==> flow/design.v <==
module alu #(
   parameter N_BITS = 32,
   parameter N_OPCODE = 6
)
(  input [N_BITS-1:0]   i_datoA,
   input [N_BITS-1:0]   i_datoB,
   input [N_OPCODE-1:0] i_opcode,
   output reg  [N_BITS-1:0] o_aluResult,
   output                   o_cero
);
   always @(*) begin
      case(i_opcode)
         6'b000000:  o_aluResult = i_datoA & i_datoB;
         6'b000001:   o_aluResult = i_datoA | i_datoB;
         6'b000010:  o_aluResult = i_datoA + i_datoB;
         6'b000011: o_aluResult = $unsigned(i_datoA) + $unsigned(i_datoB);
         6'b000100:  o_aluResult = ~(i_datoA | i_datoB);
         6'b000101:  begin
                o_aluResult = i_datoA ^ i_datoB; 
                end
         6'b000110:  o_aluResult = i_datoA << i_datoB;
         6'b000111:  o_aluResult = i_datoA >> i_datoB;
         6'b001000:  o_aluResult = i_datoA >>> i_datoB;
         6'b001001: o_aluResult = i_datoB << i_datoA;
         6'b001010: o_aluResult = i_datoB >> i_datoA;
         6'b001011: o_aluResult = i_datoB >>> i_datoA;
         6'b001100: o_aluResult = $unsigned(i_datoA) - $unsigned(i_datoB);
         6'b001101:  o_aluResult = i_datoA - i_datoB;
         6'b001110:  o_aluResult = i_datoA < i_datoB;
         6'b001111:  o_aluResult = i_datoB << 16;
         6'b010000:   o_aluResult = (i_datoA + i_datoB) & 32'h000000ff;
         6'b010001:   o_aluResult = (i_datoA + i_datoB) & 32'h0000ffff;
         6'b010010:  o_aluResult = ($unsigned(i_datoA) + $unsigned(i_datoB)) & 32'h000000ff;
         6'b010011:  o_aluResult = ($unsigned(i_datoA) + $unsigned(i_datoB)) & 32'h0000ffff;
         default: o_aluResult = {N_BITS{1'b0}}; 
      endcase
   end 
   assign o_cero = (o_aluResult == 0);
endmodule
`timescale 1ns / 1ps
module aluControl#(
      parameter N_OPCODE  = 6,
      parameter N_ALUOP = 2
)
(  input  [N_OPCODE-1:0]  i_funct,  
   input  [N_OPCODE-1:0]  i_op,     
   input  [N_ALUOP-1:0] i_aluOp,  
   output reg [N_OPCODE-1:0] o_opcodeAlu
);
   always@(*) begin
      case(i_aluOp)
      2'b00:  
      begin
         case(i_op)  
            6'b100000: o_opcodeAlu = 6'b010000;  
            6'b100001: o_opcodeAlu = 6'b010001;  
            6'b100011: o_opcodeAlu = 6'b010001;  
            6'b100100: o_opcodeAlu = 6'b010010;  
            6'b100101: o_opcodeAlu = 6'b010011;  
            6'b100111: o_opcodeAlu = 6'b000011;  
            6'b101000: o_opcodeAlu = 6'b0;  
            6'b101001: o_opcodeAlu = 6'b0;  
            6'b101011: o_opcodeAlu = 6'b0;  
            default: o_opcodeAlu = {N_OPCODE{1'b1}};   
         endcase
      end
      2'b01:  
      begin
         case(i_op)
            6'b000100,
            6'b000101: o_opcodeAlu = {N_OPCODE{1'b1}};  
            default: o_opcodeAlu = {N_OPCODE{1'b1}};
         endcase
      end
      2'b10:  
      begin
         case(i_funct)  
            6'b100100: o_opcodeAlu = 6'b000000;  
            6'b100101: o_opcodeAlu = 6'b000001;  
            6'b100001: o_opcodeAlu = 6'b000011;  
            6'b100111: o_opcodeAlu = 6'b000100;  
            6'b100110: o_opcodeAlu = 6'b000101;  
            6'b000000: o_opcodeAlu = 6'b000010;  
            6'b000011: o_opcodeAlu = 6'b001000;  
            6'b000100: o_opcodeAlu = 6'b001001;  
            6'b000110: o_opcodeAlu = 6'b001010;  
            6'b000111: o_opcodeAlu = 6'b001010;  
            6'b100011: o_opcodeAlu = 6'b001100;  
            6'b100010: o_opcodeAlu = 6'b001101;  
            6'b101010: o_opcodeAlu = 6'b001110;  
            6'b001000: o_opcodeAlu = {N_OPCODE{1'b1}};  
            6'b001001: o_opcodeAlu = {N_OPCODE{1'b1}};  
            default: o_opcodeAlu = {N_OPCODE{1'b1}};  
         endcase
      end
      2'b11:  
      begin
         case(i_op)  
            6'b001111: o_opcodeAlu = 6'b001111;  
            6'b001000: o_opcodeAlu = 6'b000010;  
            6'b001100: o_opcodeAlu = 6'b000000;  
            6'b001101: o_opcodeAlu = 6'b000001;  
            6'b001110: o_opcodeAlu = 6'b000101;  
            6'b001010: o_opcodeAlu = 6'b001110;  
            default: o_opcodeAlu = {N_OPCODE{1'b1}};  
         endcase
      end
      default: o_opcodeAlu = {N_OPCODE{1'b1}};  
      endcase
   end  
endmodule
`timescale 1ns / 1ps
module fowarding_unit #(
   parameter N_BITS_REG = 6
)
(   
   input  [N_BITS_REG-1:0] i_rt_id,
   input  [N_BITS_REG-1:0] i_rs_id,
   input  [N_BITS_REG-1:0] i_rd_EX_MEM,
   input  i_regWrite_EX_MEM,
   input  [N_BITS_REG-1:0] i_rd_MEM_WB, 
   input  i_regWrite_MEM_WB,
   output reg [1:0] o_forwardA,
   output reg [1:0] o_forwardB
);
   reg [2:0] temp1_EX;   
   reg [2:0] temp2_EX;   
   reg [3:0] temp1_MEM;  
   reg [3:0] temp2_MEM;  
   always @(*) begin 
      o_forwardA = 2'b00;
      o_forwardB = 2'b00;
      temp1_EX = {i_regWrite_EX_MEM, 
                     (i_rd_EX_MEM != 0), 
                     (i_rd_EX_MEM == i_rs_id)};
      temp2_EX = {i_regWrite_EX_MEM, 
                     (i_rd_EX_MEM != 0), 
                     (i_rd_EX_MEM == i_rt_id)};
      if(temp1_EX == 3'b111)
         o_forwardA = 2'b10;  
      if(temp2_EX == 3'b111)
         o_forwardB = 2'b10;  
      temp1_MEM = {i_regWrite_MEM_WB, 
                     (i_rd_MEM_WB != 0),
                  ~(i_regWrite_EX_MEM && (i_rd_EX_MEM != 0) && (i_rd_EX_MEM == i_rs_id)), 
                     (i_rd_MEM_WB == i_rs_id)};
      temp2_MEM = {i_regWrite_MEM_WB, 
                     (i_rd_MEM_WB != 0),
                  ~(i_regWrite_EX_MEM && (i_rd_EX_MEM != 0) && (i_rd_EX_MEM == i_rt_id)), 
                     (i_rd_MEM_WB == i_rt_id)};
      if(temp1_MEM == 4'b1111)
         o_forwardA = 2'b01;  
      if(temp2_MEM == 4'b1111)
         o_forwardB = 2'b01;  
   end 
endmodule
`timescale 1ns / 1ps
module IExecute #(
   parameter N_BITS = 32,
   parameter N_BITS_REG = 5,
   parameter N_OPCODE = 6
)
(  input i_clk, i_reset,
   input  i_exec_mode,
   input  i_step,
   input [1:0] i_aluOP,  
   input i_aluSrc,
   input [N_BITS-1:0] i_datoLeido1,  
   input [N_BITS-1:0] i_datoLeido2,
   input [N_BITS-1:0] i_datoExtSigno,
   input [N_BITS-1:0] i_instruccion,  
   input [N_BITS_REG-1:0] i_rt_id,  
   input [N_BITS_REG-1:0] i_rd_id,  
   input [N_BITS_REG-1:0] i_rt_OR_rd,  
   input [N_BITS_REG-1:0] i_rd_EX_MEM,  
   input [N_BITS_REG-1:0] i_rd_MEM_WB,  
   input [N_BITS_REG-1:0] i_rs_id,      
   input [N_BITS-1:0] i_wbData,
   input [N_BITS-1:0] i_memData,
   input i_memToReg,
   input i_regWrite_EX_MEM,
   input i_regWrite_MEM_WB,
   input [1:0] i_branch,
   input i_memWrite,
   input [1:0]i_memRead,
   input i_regWrite,
   input i_halt,
   output reg [N_BITS-1:0] o_instruccion,
   output reg  o_ceroSignal,
   output reg  [N_BITS-1:0] o_aluResult,
   output reg [N_BITS-1:0] o_datoLeido2,
   output reg [N_BITS_REG-1:0] o_rd_data,  
   output reg [N_BITS_REG-1:0] o_rt_OR_rd,
   output reg o_memToReg,
   output reg [1:0] o_branch,
   output reg o_memWrite,
   output reg o_memRead,
   output reg o_regWrite,
   output reg o_halt
);
   wire  [N_BITS-1:0] w_aluResult;
   wire  w_ceroSignal;
   wire [1:0] w_forwardA;
   wire [1:0] w_forwardB;
   reg [N_BITS-1:0] dato1ALU;  
   reg [N_BITS-1:0] dato2ALU;  
   reg [N_BITS-1:0] dato2_preALU;  
   wire [N_OPCODE-1:0] aluOpcode;  
   reg memToReg;
   reg regWrite_EX_MEM;
   reg regWrite_MEM_WB;
   reg branch;
   reg memWrite;
   reg memRead;
   always @(*)begin  
      case(w_forwardA)
         2'b00: dato1ALU = i_datoLeido1; 
         2'b01: dato1ALU = i_wbData;
         2'b10: dato1ALU = i_memData;
         default: dato1ALU = 32'h00000000;
      endcase
   end 
   always @(*)begin  
      case(w_forwardB)
         2'b00: dato2_preALU = i_datoLeido2; 
         2'b01: dato2_preALU = i_wbData;
         2'b10: dato2_preALU = i_memData;
         default: dato2_preALU = 32'h00000000;
      endcase
   end 
   always @(*)begin  
      case(i_aluSrc)
         1'b0: dato2ALU = dato2_preALU;
         1'b1: dato2ALU = i_datoExtSigno;
         default: dato2ALU = 32'h00000000;
      endcase
   end 
   always@(posedge i_clk) begin: EX_MEM
      if(i_reset) begin
         o_memToReg <= 1'b0;
         o_branch   <= 1'b0;
         o_memWrite <= 1'b0;
         o_memRead  <= 1'b0;
         o_aluResult <= 32'h00000000;
         o_ceroSignal <= 1'b0;
         o_datoLeido2 <= 32'h00000000;
         o_rd_data <= 6'b000000;
         o_rt_OR_rd <= 6'b000000;
         o_regWrite  <= 1'b0;
      end 
      else begin
         if((i_exec_mode == 1'b0 || (i_exec_mode && i_step)))
         begin
            o_instruccion <= i_instruccion;
            o_memToReg <= i_memToReg;
            o_branch   <= i_branch;
            o_memWrite <= i_memWrite;
            o_memRead  <= i_memRead;
            o_aluResult <= w_aluResult;
            o_ceroSignal <= w_ceroSignal;
            o_datoLeido2 <= dato2_preALU; 
            o_rd_data <= i_rd_id; 
            o_rt_OR_rd <= i_rt_OR_rd; 
            o_regWrite  <= i_regWrite;
            o_halt      <= i_halt;
         end
      end 
   end 
   aluControl
   u_aluBlock (
      .i_aluOp(i_aluOP),   
      .i_funct(i_instruccion[5:0]),  
      .i_op(i_instruccion[31:26]),  
      .o_opcodeAlu(aluOpcode)  
   );
   alu
   u_alu_1(
      .i_datoA(dato1ALU),
      .i_datoB(dato2ALU),
      .i_opcode(aluOpcode),
      .o_aluResult(w_aluResult),
      .o_cero(w_ceroSignal)
   );
   fowarding_unit
   u_corto (
      .i_rt_id(i_rt_id),
      .i_rs_id(i_rs_id),
      .i_rd_EX_MEM(i_rd_EX_MEM),
      .i_regWrite_EX_MEM(i_regWrite_EX_MEM),
      .i_rd_MEM_WB(i_rd_MEM_WB),
      .i_regWrite_MEM_WB(i_regWrite_MEM_WB),
      .o_forwardA(w_forwardA),
      .o_forwardB(w_forwardB)
   );
endmodule
* Step by step through the tools: IExecute *
The steps from the RTL of IExecute to its reports follow in flow order.
Lines are those of the file above, counted from 1.
Cell names lack the library's common part.
Not given: -

design
  top = IExecute
  clock port = i_clk
  cell library = sky130hd
  timing corner = tt_025C_1v80

* Word level *
Source: Yosys, flattened and elaborated, memories not mapped. Widths are those after wreduce. Registers that Yosys merges into a memory's read port (data or address) are not register bits. Print and check cells do not count. Equal cells are merged and count once.
Memory sizes are those after Yosys's memory passes, which may raise the word count (mostly to a power of two), join words into wider ones and drop unused or constant bits.

word-level totals
  register bits = 114
  bits in read-only memories = 384
  memories kept = 1
  cells after elaboration = 110

memories
  memory            words  bits a word  rd ports  write ports  line  source
  (name not given)  64     6            1         0            77    case(i_funct)

cells by class
  add/sub/neg operators = 2
  $lt $le $gt $ge = 1
  equality and inequality tests = 49
  shift operators = 6
  muxes and demuxes = 11
  bitwise logic cells = 9
  reductions and logical operators = 19

operators with widths
  operator                                        number
  case mux 32 bit (select 16 bit)                 1
  case mux 32 bit (select 3 bit)                  2
  == test 6 x 4 -> 1 bit (second input constant)  14
  case mux 6 bit (select 6 bit)                   2
  left shift 32 x 32 -> 32 bit                    2
  >> shifter 32 x 32 -> 32 bit                    2
  >>> shifter 32 x 32 -> 32 bit                   2
  case mux 32 bit (select 2 bit)                  1
  == test 6 bit (second input constant)           9
  adder 32 bit                                    1
  subtractor 32 bit                               1
  less-than comparator 32 bit                     1
  bitwise AND 32 bit                              1
  bitwise OR 32 bit                               1
  bitwise XOR 32 bit                              1
  NOT 32 bit                                      1
  zero test 32 bit                                1
  == test 6 x 3 -> 1 bit (second input constant)  4
  == test 6 x 5 -> 1 bit (second input constant)  4
  case mux 6 bit (select 4 bit)                   1
  == test 5 bit                                   4
  == test 6 x 2 -> 1 bit (second input constant)  2
  nonzero test 6 bit                              2
  OR reduction 2 bit                              5
  == test 2 bit (second input constant)           4
  == test 4 bit (second input constant)           2
  two-way mux 2 bit                               4
  == test 2 x 1 -> 1 bit (second input constant)  3

Other operator kinds: 9; their cells: 19.

* Depth *
Depth = most cells in a row (Yosys ltp): at word level without a register or memory, in the mapped netlist without a sequential cell, where the memories' decode and read muxes count.

depth
  depth in word-level cells = 13
  ABC_AREA = 0
  depth in mapped cells = 30
  mapped depth without buffers = 25

* After synthesis *
The flow's flattened synthesis, as Yosys stat reports it; memories are mapped. The netlist is that of the ABC_AREA named above (0 if unset); the other value can give another one.

mapped netlist
  cells in the netlist = 2953
  chip area (Yosys) = 19846.5 um^2
  flip-flops = 114
  buffers = 251

cells by type
  cell type  number
  dfxtp_1    81
  ha_1       101
  a21oi_1    240
  nor2_1     293
  nor3_1     210
  o21ai_0    209
  edfxtp_1   33
  a211oi_1   128
  nand3_1    186
  nand2_1    217
  a311oi_1   66
  clkbuf_1   152
  mux2i_1    56
  o211ai_1   68
  inv_1      97
  a221oi_1   41
  buf_2      69
  o22ai_1    53

Not listed: further types 85, cells in them 653.
By module: a second synthesis without flattening, with its own total; a netlist apart from the flattened one above.

unflattened totals
  cell total of the unflattened synthesis = 2817
  area (unflattened synthesis) = 20363.3 um^2

Each row is one instance without its submodules.

by module
  module          times used  cells  area (um^2)  sequential area (um^2)
  alu             1           2068   13817.0      0.0
  IExecute        1           642    5749.3       2612.5
  aluControl      1           70     466.7        0.0
  fowarding_unit  1           37     330.3        0.0

* Timing after synthesis *
Source: OpenSTA report_checks on the synthesized netlist (no wires, ideal clock, input and output delay 20% of the period each), path of least setup slack; recovery checks are left aside. Register names are those of the netlist, which keeps one name where synthesis merged equal registers.

path post-synthesis
  kind = input to register
  start = input i_rs_id[4]
  end = register o_ceroSignal
  clock period = 12.0 ns
  time at the first pin = 2.400 ns
  data arrival time = 8.756 ns
  setup slack = 3.151 ns
  delay of the path = 6.448 ns
  stages on the path = 27
  buffers on the path = 6
  period reached after synthesis = 8.849 ns

"delay of the path" is the arrival time less input delay plus setup time.
"stages on the path" counts driving pins, that of a launching flip-flop among them; a cell with two outputs on the path counts twice.
"period reached after synthesis" = period - worst setup slack (recovery checks aside). The figure is calculated, with input and output delays left at 20% of the set period.
The rows between start and end are the longest chain of elaborated cells between them; the timing report does not say that the signal goes this way. Where chains are equally long, one stands for them.
A line is the first line of the expression or statement that the cell stems from. Yosys adds cells for indexed reads and writes and turns some case tables into memories.

on the way, post-synthesis
  path through = xor2_1 -> or4b_1 -> clkbuf_1 -> nor2_2 -> mux2i_1 -> o21ai_1 -> clkbuf_1 -> clkbuf_1 -> buf_1 -> clkbuf_1 -> ha_1 -> clkbuf_1 -> nor2b_1 -> o21ai_0 -> a21boi_0 -> o21a_1 -> a41oi_1 -> o311a_1 -> o41ai_1 -> a221oi_1 -> o31ai_1 -> a21oi_1 -> a2111oi_0 -> nand4_1 -> nor4_1 -> nand4_1 -> o32ai_1
  cells in the longest elaborated chain = 11

RTL lines, path post-synthesis
  element                          line  source
  start, declared                  177   input [N_BITS_REG-1:0] i_rs_id,
  == test 5 bit                    145   ~(i_regWrite_EX_MEM && (i_rd_EX_MEM != 0) && (i_rd_EX_MEM == i_rs_id)),
  logical AND 1 bit                145
  NOT 1 bit                        145
  == test 4 bit                    151   if(temp1_MEM == 4'b1111)
  two-way mux 2 bit                151
  == test 2 bit                    216   case(w_forwardA)
  case mux 32 bit (select 3 bit)   216
  bitwise OR 32 bit                17    6'b000100:  o_aluResult = ~(i_datoA | i_datoB);
  NOT 32 bit                       17
  case mux 32 bit (select 16 bit)  12    case(i_opcode)
  zero test 32 bit                 38    assign o_cero = (o_aluResult == 0);
  end, assigned                    245   o_ceroSignal <= 1'b0;
  end, assigned                    260   o_ceroSignal <= w_ceroSignal;
  end, declared                    189   output reg  o_ceroSignal,

* Worst path after layout *
Path of least setup slack in the final report of entry D (OpenROAD, finished layout, wires in). Where an end is a register, its clock arrival counts in the times.

path after layout
  kind = input to register
  start = input i_rd_EX_MEM[2]
  end = register o_ceroSignal
  clock period = 10.8 ns
  time at the first pin = 2.16 ns
  data arrival time = 10.56 ns
  setup slack = 0.67 ns
  stages on the path = 25
  buffers on the path = 4

The rows between start and end are the longest chain of elaborated cells between them; the timing report does not say that the signal goes this way. Where chains are equally long, one stands for them.

on the way, after layout
  path through = clkdlybuf4s50_1 -> or4_4 -> o211ai_4 -> or2_2 -> buf_4 -> a311oi_1 -> a21oi_2 -> ha_1 -> o21ai_0 -> a21boi_0 -> o21a_1 -> a41oi_1 -> o311a_1 -> o41ai_1 -> a221oi_1 -> o31ai_1 -> o22a_1 -> a21oi_1 -> nor4_1 -> buf_4 -> nand2_1 -> nor4_1 -> buf_4 -> nand4_1 -> o32ai_1
  cells in the longest elaborated chain = 13

RTL lines, path after layout
  element                          line  source
  start, declared                  175   input [N_BITS_REG-1:0] i_rd_EX_MEM,
  nonzero test 6 bit               149   ~(i_regWrite_EX_MEM && (i_rd_EX_MEM != 0) && (i_rd_EX_MEM == i_rt_id)),
  logical AND 1 bit (2 in a row)   149
  NOT 1 bit                        149
  == test 4 bit                    153   if(temp2_MEM == 4'b1111)
  two-way mux 2 bit                153
  == test 2 bit                    224   case(w_forwardB)
  case mux 32 bit (select 3 bit)   224
  case mux 32 bit (select 2 bit)   232   case(i_aluSrc)
  bitwise OR 32 bit                17    6'b000100:  o_aluResult = ~(i_datoA | i_datoB);
  NOT 32 bit                       17
  case mux 32 bit (select 16 bit)  12    case(i_opcode)
  zero test 32 bit                 38    assign o_cero = (o_aluResult == 0);
  end, assigned                    245   o_ceroSignal <= 1'b0;
  end, assigned                    260   o_ceroSignal <= w_ceroSignal;
  end, declared                    189   output reg  o_ceroSignal,

# Flow runs of IExecute

Record of 6 stored runs of the RTL-to-layout flow on IExecute, platform sky130hd. The runs are unordered. Constraints: input delay and output delay 20% of the set period each, output load 0.01 pF.
By "period achieved" is meant the clock period of the run minus its worst setup slack. This is arithmetic on one report: input and output delays are still those of the set period (20% each).
"critical path time" is the time allowed to the run's worst setup path (the clock period less input and output delay, where it has them) less its slack. Clock arrival times count: a late capture clock shortens it, a late launch clock lengthens it.
"total power of the final layout": no workload was simulated; the value follows from the tool's default switching activity.
Settings: . = not set for that run.
Among the results, . means that no value is shown for the run.

name                                           entry A  entry B  entry C  entry D            entry E  entry F
CELL_PAD_IN_SITES_GLOBAL_PLACEMENT             3        1        .        .                  .        3
CORE_MARGIN                                    4        8        10       2                  2        6
CORE_UTILIZATION                               40       49       66       40                 64       40
CTS_CLUSTER_DIAMETER                           353      105      .        .                  205      353
CTS_CLUSTER_SIZE                               56       47       .        .                  67       56
HOLD_SLACK_MARGIN                              -0.09    -0.08    0.16     .                  .        .
TNS_END_PERCENT                                60       15       30       .                  .        30
period_ns                                      19.1     12.9     9.59     10.8               7.61     19.1
CAP_MARGIN                                     20       10       20       20                 20       35
SLEW_MARGIN                                    20       25       35       20                 20       30
ABC_AREA                                       .        0        .        .                  0        .
CELL_PAD_IN_SITES_DETAIL_PLACEMENT             .        1        .        .                  .        .
CORE_ASPECT_RATIO                              .        0.85     0.9      .                  0.62     0.78
GPL_ROUTABILITY_DRIVEN                         .        0        .        .                  1        .
GPL_TIMING_DRIVEN                              .        1        0        .                  .        0
MAX_ROUTING_LAYER                              .        met5     .        .                  met5     met4
MIN_ROUTING_LAYER                              .        met2     .        .                  met1     .
PLACE_DENSITY_LB_ADDON                         .        0.3      0.16     .                  .        .
SETUP_SLACK_MARGIN                             .        1.06     0.07     .                  0.72     .
PLACE_DENSITY                                  .        .        .        .                  0.83     .
period achieved (ns)                           .        .        .        10.132             .        .
chip area after synthesis (Yosys) (um^2)       .        .        .        19846.5            .        .
utilization after layout                       .        .        .        0.516              .        .
standard-cell area of the final layout (um^2)  .        .        .        25254.2            .        .
post-route setup TNS (ns)                      .        .        .        0.000              .        .
critical path time (ns)                        .        .        .        7.97               .        .
worst setup path kind                          .        .        .        input to register  .        .
worst setup slack after layout (ns)            .        .        .        0.668              .        .
total power of the final layout (mW)           .        .        .        2.641              .        .
die footprint (um^2)                           .        .        .        51413.3            .        .
worst-case hold slack (ns)                     .        .        .        0.458              .        .

Entry A: incomplete, placement halted on GPL-0301
Entry B: incomplete, routing halted on GRT-0116
Entry C: incomplete, routing halted on GRT-0116
Entry E: incomplete, routing halted on GRT-0116
Entry F: incomplete, placement halted on GPL-0301
